==> flow/design.v <==
`timescale 1ns / 1ps
module neuron #(
    parameter DATA_WIDTH = 16,
    parameter signed [DATA_WIDTH-1:0] BIAS = 0    
)(
    input clk,
    input rst,
    input [DATA_WIDTH-1:0] data_in,       
    input [DATA_WIDTH-1:0] weight_in,     
    input data_in_valid,
    input data_in_last,                   
    output reg [DATA_WIDTH-1:0] neuron_out,
    output reg neuron_out_valid
);
    localparam SW = 2*DATA_WIDTH;
    function [SW-1:0] sat_add;
        input [SW-1:0] a;
        input [SW-1:0] b;
        reg [SW-1:0] s;
        begin
            s = a + b;
            if (!a[SW-1] && !b[SW-1] && s[SW-1])
                sat_add = {1'b0, {(SW-1){1'b1}}};
            else if (a[SW-1] && b[SW-1] && !s[SW-1])
                sat_add = {1'b1, {(SW-1){1'b0}}};
            else
                sat_add = s;
        end
    endfunction
    reg [SW-1:0] mul;
    reg mul_valid, mul_last;
    reg [SW-1:0] sum;
    reg [SW-1:0] total;
    reg total_valid;
    wire [SW-1:0] sum_next = sat_add(sum, mul);
    wire [SW-1:0] bias_q = {{2{BIAS[DATA_WIDTH-1]}}, BIAS, {(DATA_WIDTH-2){1'b0}}};
    wire [SW-1:0] biased = sat_add(total, bias_q);
    always @(posedge clk) begin
        mul <= $signed(data_in) * $signed(weight_in);
        if (rst) begin
            mul_valid <= 0;
            mul_last <= 0;
            sum <= 0;
            total <= 0;
            total_valid <= 0;
            neuron_out <= 0;
            neuron_out_valid <= 0;
        end else begin
            mul_valid <= data_in_valid;
            mul_last <= data_in_valid && data_in_last;
            total_valid <= 0;
            if (mul_valid) begin
                if (mul_last) begin
                    sum <= 0;
                    total <= sum_next;
                    total_valid <= 1;
                end else begin
                    sum <= sum_next;
                end
            end
            neuron_out_valid <= total_valid;
            if (total_valid) begin
                if (biased[SW-1:SW-3] == 3'b000 || biased[SW-1:SW-3] == 3'b111)
                    neuron_out <= biased[SW-3:DATA_WIDTH-2];
                else if (biased[SW-1])
                    neuron_out <= {1'b1, {(DATA_WIDTH-1){1'b0}}};
                else
                    neuron_out <= {1'b0, {(DATA_WIDTH-1){1'b1}}};
            end
        end
    end
endmodule
`timescale 1ns / 1ps
module Softmax #(
    parameter dataWidth = 16,         
    parameter numInputs = 4          
)(
    input clk,
    input rst,
    input [dataWidth*numInputs-1:0] in,    
    input in_valid,                        
    output reg [dataWidth*numInputs-1:0] out,  
    output reg valid,                      
    output reg [7:0] led_control           
);
localparam STAGE_IDLE = 2'b00,
           STAGE_EXP = 2'b01,
           STAGE_SUM = 2'b10,
           STAGE_NORM = 2'b11;
reg [1:0] state;
reg [dataWidth-1:0] input_array [0:numInputs-1];
reg [dataWidth-1:0] exp_values [0:numInputs-1];  
reg [dataWidth+2-1:0] sum_exp;  
reg [dataWidth-1:0] softmax_output [0:numInputs-1];
reg [1:0] max_class;
reg [4:0] shift_amt;
function [dataWidth-1:0] exp_lut;
    input [3:0] idx;
    begin
        case (idx)
            4'd0:  exp_lut = 16'h0800;  
            4'd1:  exp_lut = 16'h09D0;  
            4'd2:  exp_lut = 16'h0C20;  
            4'd3:  exp_lut = 16'h0F80;  
            4'd4:  exp_lut = 16'h1480;  
            4'd5:  exp_lut = 16'h1C80;  
            4'd6:  exp_lut = 16'h2A00;  
            4'd7:  exp_lut = 16'h4000;  
            4'd8:  exp_lut = 16'h6800;  
            4'd9:  exp_lut = 16'hAC00;  
            4'd10: exp_lut = 16'h1280;  
            4'd11: exp_lut = 16'h1F80;  
            4'd12: exp_lut = 16'h2C00;  
            4'd13: exp_lut = 16'h4C00;  
            4'd14: exp_lut = 16'h8000;  
            default: exp_lut = 16'hD800;  
        endcase
    end
endfunction
function [dataWidth-1:0] exp_function;
    input [dataWidth-1:0] x;
    reg [3:0] lut_idx;
    begin
        lut_idx = x[15:12] + 4'd8;  
        exp_function = exp_lut(lut_idx);
    end
endfunction
function [4:0] get_shift_amount;
    input [dataWidth+2-1:0] sum;
    reg [4:0] shift;
    begin
        shift = 0;
        if (sum[17:14] == 4'b0000) shift = 4;  
        else if (sum[17:15] == 3'b001) shift = 3;  
        else if (sum[17:16] == 2'b01) shift = 2;  
        else if (sum[17] == 1'b1) shift = 1;  
        else shift = 0;  
        get_shift_amount = shift;
    end
endfunction
always @(posedge clk) begin
    if (rst) begin
        state <= STAGE_IDLE;
        out <= 0;
        valid <= 0;
        led_control <= 8'b0;
        sum_exp <= 0;
        for (integer i = 0; i < numInputs; i = i + 1) begin
            input_array[i] <= 0;
            exp_values[i] <= 0;
        end
    end else begin
        valid <= 0;
        case (state)
            STAGE_IDLE: begin
                if (in_valid) begin
                    input_array[0] <= in[15:0];
                    input_array[1] <= in[31:16];
                    input_array[2] <= in[47:32];
                    input_array[3] <= in[63:48];
                    state <= STAGE_EXP;
                end
            end
            STAGE_EXP: begin
                exp_values[0] <= exp_function(input_array[0]);
                exp_values[1] <= exp_function(input_array[1]);
                exp_values[2] <= exp_function(input_array[2]);
                exp_values[3] <= exp_function(input_array[3]);
                state <= STAGE_SUM;
            end
            STAGE_SUM: begin
                sum_exp <= exp_values[0] + exp_values[1] + exp_values[2] + exp_values[3];
                state <= STAGE_NORM;
            end
            STAGE_NORM: begin
                shift_amt = get_shift_amount(sum_exp);
                softmax_output[0] = exp_values[0] >> shift_amt;
                softmax_output[1] = exp_values[1] >> shift_amt;
                softmax_output[2] = exp_values[2] >> shift_amt;
                softmax_output[3] = exp_values[3] >> shift_amt;
                out <= {softmax_output[3], softmax_output[2], softmax_output[1], softmax_output[0]};
                max_class = 0;
                if (softmax_output[1] > softmax_output[max_class]) max_class = 1;
                if (softmax_output[2] > softmax_output[max_class]) max_class = 2;
                if (softmax_output[3] > softmax_output[max_class]) max_class = 3;
                case (max_class)
                    2'b00: led_control <= 8'b00000001;  
                    2'b01: led_control <= 8'b00000010;  
                    2'b10: led_control <= 8'b00000100;  
                    2'b11: led_control <= 8'b00001000;  
                    default: led_control <= 8'b00000000;
                endcase
                valid <= 1;
                state <= STAGE_IDLE;
            end
        endcase
    end
end
endmodule
`timescale 1ns / 1ps
module fc_head #(
    parameter DATA_WIDTH = 16,
    parameter NUM_INPUTS = 1024,
    parameter NUM_OUTPUTS = 4
)(
    input clk,
    input rst,
    input [DATA_WIDTH-1:0] myinput,
    input [DATA_WIDTH*NUM_OUTPUTS-1:0] myweights,
    input myinputValid,
    output [DATA_WIDTH*NUM_OUTPUTS-1:0] softmax_out,
    output softmax_valid,
    output [7:0] led_control,
    output [DATA_WIDTH*NUM_OUTPUTS-1:0] logits
);
    reg [$clog2(NUM_INPUTS)-1:0] input_count;
    reg [DATA_WIDTH-1:0] input_d;
    reg input_valid_d, input_last_d;
    reg [DATA_WIDTH*NUM_OUTPUTS-1:0] weights;
    always @(posedge clk) begin
        input_d <= myinput;
        weights <= myweights;
        if (rst) begin
            input_count <= 0;
            input_valid_d <= 0;
            input_last_d <= 0;
        end else begin
            input_valid_d <= myinputValid;
            input_last_d <= myinputValid && (input_count == NUM_INPUTS-1);
            if (myinputValid)
                input_count <= input_count + 1;
        end
    end
    wire [NUM_OUTPUTS-1:0] neuron_valid;
    localparam [DATA_WIDTH*NUM_OUTPUTS-1:0] BIASES = {16'h003C, 16'h0001, 16'hFFD1, 16'h0006};
    genvar i;
    generate
        for (i = 0; i < NUM_OUTPUTS; i = i + 1) begin : output_layer
            neuron #(
                .DATA_WIDTH(DATA_WIDTH),
                .BIAS(BIASES[(i+1)*DATA_WIDTH-1 -: DATA_WIDTH])
            ) neuron_output (
                .clk(clk),
                .rst(rst),
                .data_in(input_d),
                .weight_in(weights[(i+1)*DATA_WIDTH-1 -: DATA_WIDTH]),
                .data_in_valid(input_valid_d),
                .data_in_last(input_last_d),
                .neuron_out(logits[(i+1)*DATA_WIDTH-1 -: DATA_WIDTH]),
                .neuron_out_valid(neuron_valid[i])
            );
        end
    endgenerate
    Softmax #(
        .dataWidth(DATA_WIDTH),
        .numInputs(NUM_OUTPUTS)
    ) softmax_inst (
        .clk(clk),
        .rst(rst),
        .in(logits),
        .in_valid(neuron_valid[0]),
        .out(softmax_out),
        .valid(softmax_valid),
        .led_control(led_control)
    );
endmodule
### From RTL to reports: fc_head

What the tools print for fc_head, step after step.
Lines are those of the file above, counted from 1.
Operators carry their Yosys type and port widths (W data, S select, Z words).
Cell names lack the library's common part.
A cell with - has no value.

* top module: fc_head
* clock input: clk
* library: sky130hd
* library corner: tt_025C_1v80

### Elaborated design

Counts by Yosys on the flattened word-level netlist (proc, flatten, opt, wreduce). Print and check cells are left out. Cells with the same type and inputs are merged into one.
Yosys's memory passes give these memory sizes; they may raise the number of words (mostly to a power of two), join words into wider ones and drop unused or constant bits.

* cells after elaboration: 198
* register bits after elaboration: 765
* memory bits (read-only): 768
* bits of input ports: 83
* word width x clocked read ports: 48
* memory cells: 4

Memories
* (name not given): words 16, width 12, read ports 1, write ports 0, line 100 `case (idx)`
* (name not given): words 16, width 12, read ports 1, write ports 0, line 100
* (name not given): words 16, width 12, read ports 1, write ports 0, line 100
* (name not given): words 16, width 12, read ports 1, write ports 0, line 100

* add/subtract/negate cells: 16
* bitwise operators: 1
* muxes and demuxes: 52
* order comparisons: 3
* $mul: 4
* equality and inequality tests: 20
* shift-type cells: 4
* reduce/logical cells: 56

Operators with widths (count)
* $mul A16 B16 Y32: 4
* $mux W32: 16
* $mux W16: 14
* $add A32 B32 Y32: 4
* $pmux W16 S4: 2
* $shr A16 B5 Y16: 4
* $gt A16 B16 Y1: 3
* $add A18 B16 Y18: 2
* $add A32 B15 Y32 const B: 1
* $add A32 B17 Y32 const B: 1
* $add A32 B20 Y32 const B: 1
* $add A32 B32 Y32 const B: 1
* $pmux W8 S4: 1
* $mux W5: 5
* $logic_and A1 B1 Y1: 22
* $mux W2: 9
* $add A16 B16 Y17: 1
* $logic_not A1 Y1: 16
* $eq A2 B2 Y1 const B: 8
* $add A4 B4 Y4 const B: 4
* $eq A3 B3 Y1 const B: 4
* $logic_not A3 Y1: 4
* $add A10 B1 Y10 const B: 1
* $eq A10 B10 Y1 const B: 1
* $eq A2 B1 Y1 const B: 5
* $logic_not A2 Y1: 4
* $pmux W2 S4: 1
* $reduce_and A2 Y1: 3

Other operator kinds: 8; their cells: 14.

### Longest topological paths

Depth = most cells in a row (Yosys ltp): at word level without a register or memory, in the mapped netlist without a sequential cell, where the memories' decode and read muxes count.

* depth in word-level cells: 31
* ABC_AREA: 1
* gate-level depth with buffers: 48
* gate-level depth less buffers: 46

### After synthesis

The flow's flattened synthesis, as Yosys stat reports it; memories are mapped. The netlist is that of the ABC_AREA named above (0 if unset); the other value can give another one.

* synthesis area: 72391.9 µm²
* mapped flip-flops: 625
* cells in the netlist: 9497

Cell types (count)
* fa_1: 1068
* dfxtp_1: 625
* nand2_1: 2244
* inv_1: 2124
* ha_1: 561
* a21oi_1: 611
* o21ai_0: 512
* nor2_1: 408
* clkbuf_1: 380
* nand3_1: 245
* xor2_1: 119
* xnor2_1: 89
* a31oi_1: 87
* o21bai_1: 40
* nor3_1: 49
* nand4_1: 38
* or2_2: 37
* a21o_1: 30

Other cell types: 39; their cells: 230.

### Worst setup path after synthesis

Source: OpenSTA report_checks on the synthesized netlist (no wires, ideal clock, input and output delay 20% of the period each), path of least setup slack; recovery checks are left aside. Register names are those of the netlist, which keeps one name where synthesis merged equal registers.

* path type: flip-flop to flip-flop
* from: register input_d[15]
* to: register output_layer[3].neuron_output.mul[28]
* path delay: 5.855 ns
* arrival: 5.730 ns
* path buffers: 2
* clock period: 8.0 ns
* slack: 2.146 ns
* time at the first pin: 0.000 ns
* stages on the path: 21
* synthesis period reached: 5.854 ns

"path delay" is the arrival time less input delay plus setup time.
"stages on the path" counts driving pins, that of a launching flip-flop among them; a cell with two outputs on the path counts twice.
"synthesis period reached" = period - worst setup slack (recovery checks aside). The figure is calculated, with input and output delays left at 20% of the set period.
The rows between start and end are the longest chain of elaborated cells between them; the timing report does not say that the signal goes this way. Where chains are equally long, one stands for them.
Each line given opens the expression or statement behind the cell; cells for indexed reads and writes are added by Yosys, which also makes memories of some case tables.

* cell sequence: dfxtp_1 -> clkbuf_1 -> buf_1 -> nand2_1 -> inv_1 -> fa_1 -> fa_1 -> inv_1 -> fa_1 -> fa_1 -> fa_1 -> fa_1 -> inv_1 -> ha_1 -> nand2_1 -> nor4_1 -> nand3_1 -> nand3_1 -> a31o_2 -> a31oi_1 -> xor2_1
* length of the longest elaborated chain: 1
* elaborated cells on any way between the ends: 1
* RTL lines with such cells: 1

RTL lines, path post-synthesis
* start: declaration: line 217 `reg [DATA_WIDTH-1:0] input_d;`
* start: assignment: line 221 `input_d <= myinput;`
* $mul A16 B16 Y32: line 39 `mul <= $signed(data_in) * $signed(weight_in);`
* end: assignment: line 39
* end: declaration: line 30 `reg [SW-1:0] mul;`

### Worst path after layout

Path of least setup slack in the final report of stored run 1 (OpenROAD, finished layout, wires in). Where an end is a register, its clock arrival counts in the times.

* path type: flip-flop to flip-flop
* from: register input_d[0]
* to: register output_layer[2].neuron_output.mul[28]
* path buffers: 1
* slack: -1.42 ns
* clock period: 4.72 ns
* stages on the path: 24
* arrival: 6.76 ns
* time at the first pin: 0.76 ns

The rows between start and end are the longest chain of elaborated cells between them; the timing report does not say that the signal goes this way. Where chains are equally long, one stands for them.

* cell sequence: dfxtp_4 -> inv_1 -> buf_4 -> nand2_1 -> fa_1 -> fa_1 -> inv_1 -> fa_1 -> inv_2 -> fa_1 -> fa_1 -> inv_2 -> fa_1 -> ha_4 -> a21oi_4 -> inv_2 -> a21oi_2 -> a21boi_2 -> nor2_1 -> nand2_1 -> nand2_2 -> nand3_2 -> nand2_2 -> xor2_1
* length of the longest elaborated chain: 1
* elaborated cells on any way between the ends: 1
* RTL lines with such cells: 1

RTL lines, path after layout
* start: declaration: line 217 `reg [DATA_WIDTH-1:0] input_d;`
* start: assignment: line 221 `input_d <= myinput;`
* $mul A16 B16 Y32: line 39 `mul <= $signed(data_in) * $signed(weight_in);`
* end: assignment: line 39
* end: declaration: line 30 `reg [SW-1:0] mul;`

# Flow runs of fc_head

Module fc_head, platform sky130hd: 4 stored runs of the flow (Yosys, OpenROAD) with differing settings, in no particular order. Input and output delays are each 20% of the period that was set; the output load is 0.01 pF.
"period achieved" means the clock period less the worst setup slack. The figure is calculated, with input and output delays left at 20% of the set period.
By "allowed time less slack (worst setup path)" is meant the share of the clock period that the worst setup path is allowed (20% is reserved at inputs, 20% at outputs), minus its slack. Clock arrival times at its registers enter into it.

### Stored run 1

Settings: `ABC_AREA=1`, `CAP_MARGIN=0`, `CELL_PAD_IN_SITES_DETAIL_PLACEMENT=1`, `CORE_ASPECT_RATIO=1.65`, `CORE_UTILIZATION=27`, `CTS_CLUSTER_DIAMETER=305`, `GPL_TIMING_DRIVEN=1`, `MAX_ROUTING_LAYER=met4`, `SETUP_SLACK_MARGIN=1.05`, `SLEW_MARGIN=40`, `period_ns=4.72`, `CORE_MARGIN=2`

- Utilization after routing: 35.8 %
- Worst slack on setup checks: -1.421 ns
- Period achieved: 6.141 ns
- Allowed time less slack (worst setup path): 6.14 ns
- Worst path kind: flip-flop to flip-flop
- Worst-case hold slack: 0.457 ns
- Standard-cell area after routing: 95594.2 µm²
- Cell area after synthesis: 72391.9 µm²
- Die outline area: 272404.0 µm²

### Stored run 2

Settings: `CAP_MARGIN=5`, `CELL_PAD_IN_SITES_DETAIL_PLACEMENT=1`, `CORE_UTILIZATION=61`, `CTS_CLUSTER_DIAMETER=68`, `GPL_TIMING_DRIVEN=1`, `MAX_ROUTING_LAYER=met4`, `SETUP_SLACK_MARGIN=-0.39`, `SLEW_MARGIN=40`, `period_ns=4.72`, `CORE_MARGIN=2`

Stopped before the end: placement reported DPL-0033.

### Stored run 3

Settings: `CORE_UTILIZATION=40`, `SETUP_SLACK_MARGIN=1.36`, `period_ns=7.63`, `CAP_MARGIN=20`, `CORE_MARGIN=2`, `SLEW_MARGIN=20`

- Die outline area: 180005.0 µm²
- Worst-case hold slack: 0.436 ns
- Worst slack on setup checks: 0.809 ns
- Period achieved: 6.821 ns
- Standard-cell area after routing: 81256.7 µm²
- Cell area after synthesis: 70651.5 µm²
- Utilization after routing: 46.2 %
- Allowed time less slack (worst setup path): 6.82 ns
- Worst path kind: flip-flop to flip-flop

### Stored run 4

Settings: `ABC_AREA=0`, `CELL_PAD_IN_SITES_GLOBAL_PLACEMENT=0`, `CORE_ASPECT_RATIO=1.89`, `CORE_UTILIZATION=20`, `CTS_CLUSTER_SIZE=26`, `GPL_ROUTABILITY_DRIVEN=1`, `PLACE_DENSITY=0.62`, `SLEW_MARGIN=10`, `period_ns=9.75`, `CAP_MARGIN=20`, `CORE_MARGIN=2`

- Worst-case hold slack: 0.411 ns
- Cell area after synthesis: 70651.5 µm²
- Standard-cell area after routing: 80593.5 µm²
- Period achieved: 8.758 ns
- Die outline area: 358271.0 µm²
- Allowed time less slack (worst setup path): 8.76 ns
- Worst path kind: flip-flop to flip-flop
- Worst slack on setup checks: 0.992 ns
- Utilization after routing: 22.9 %
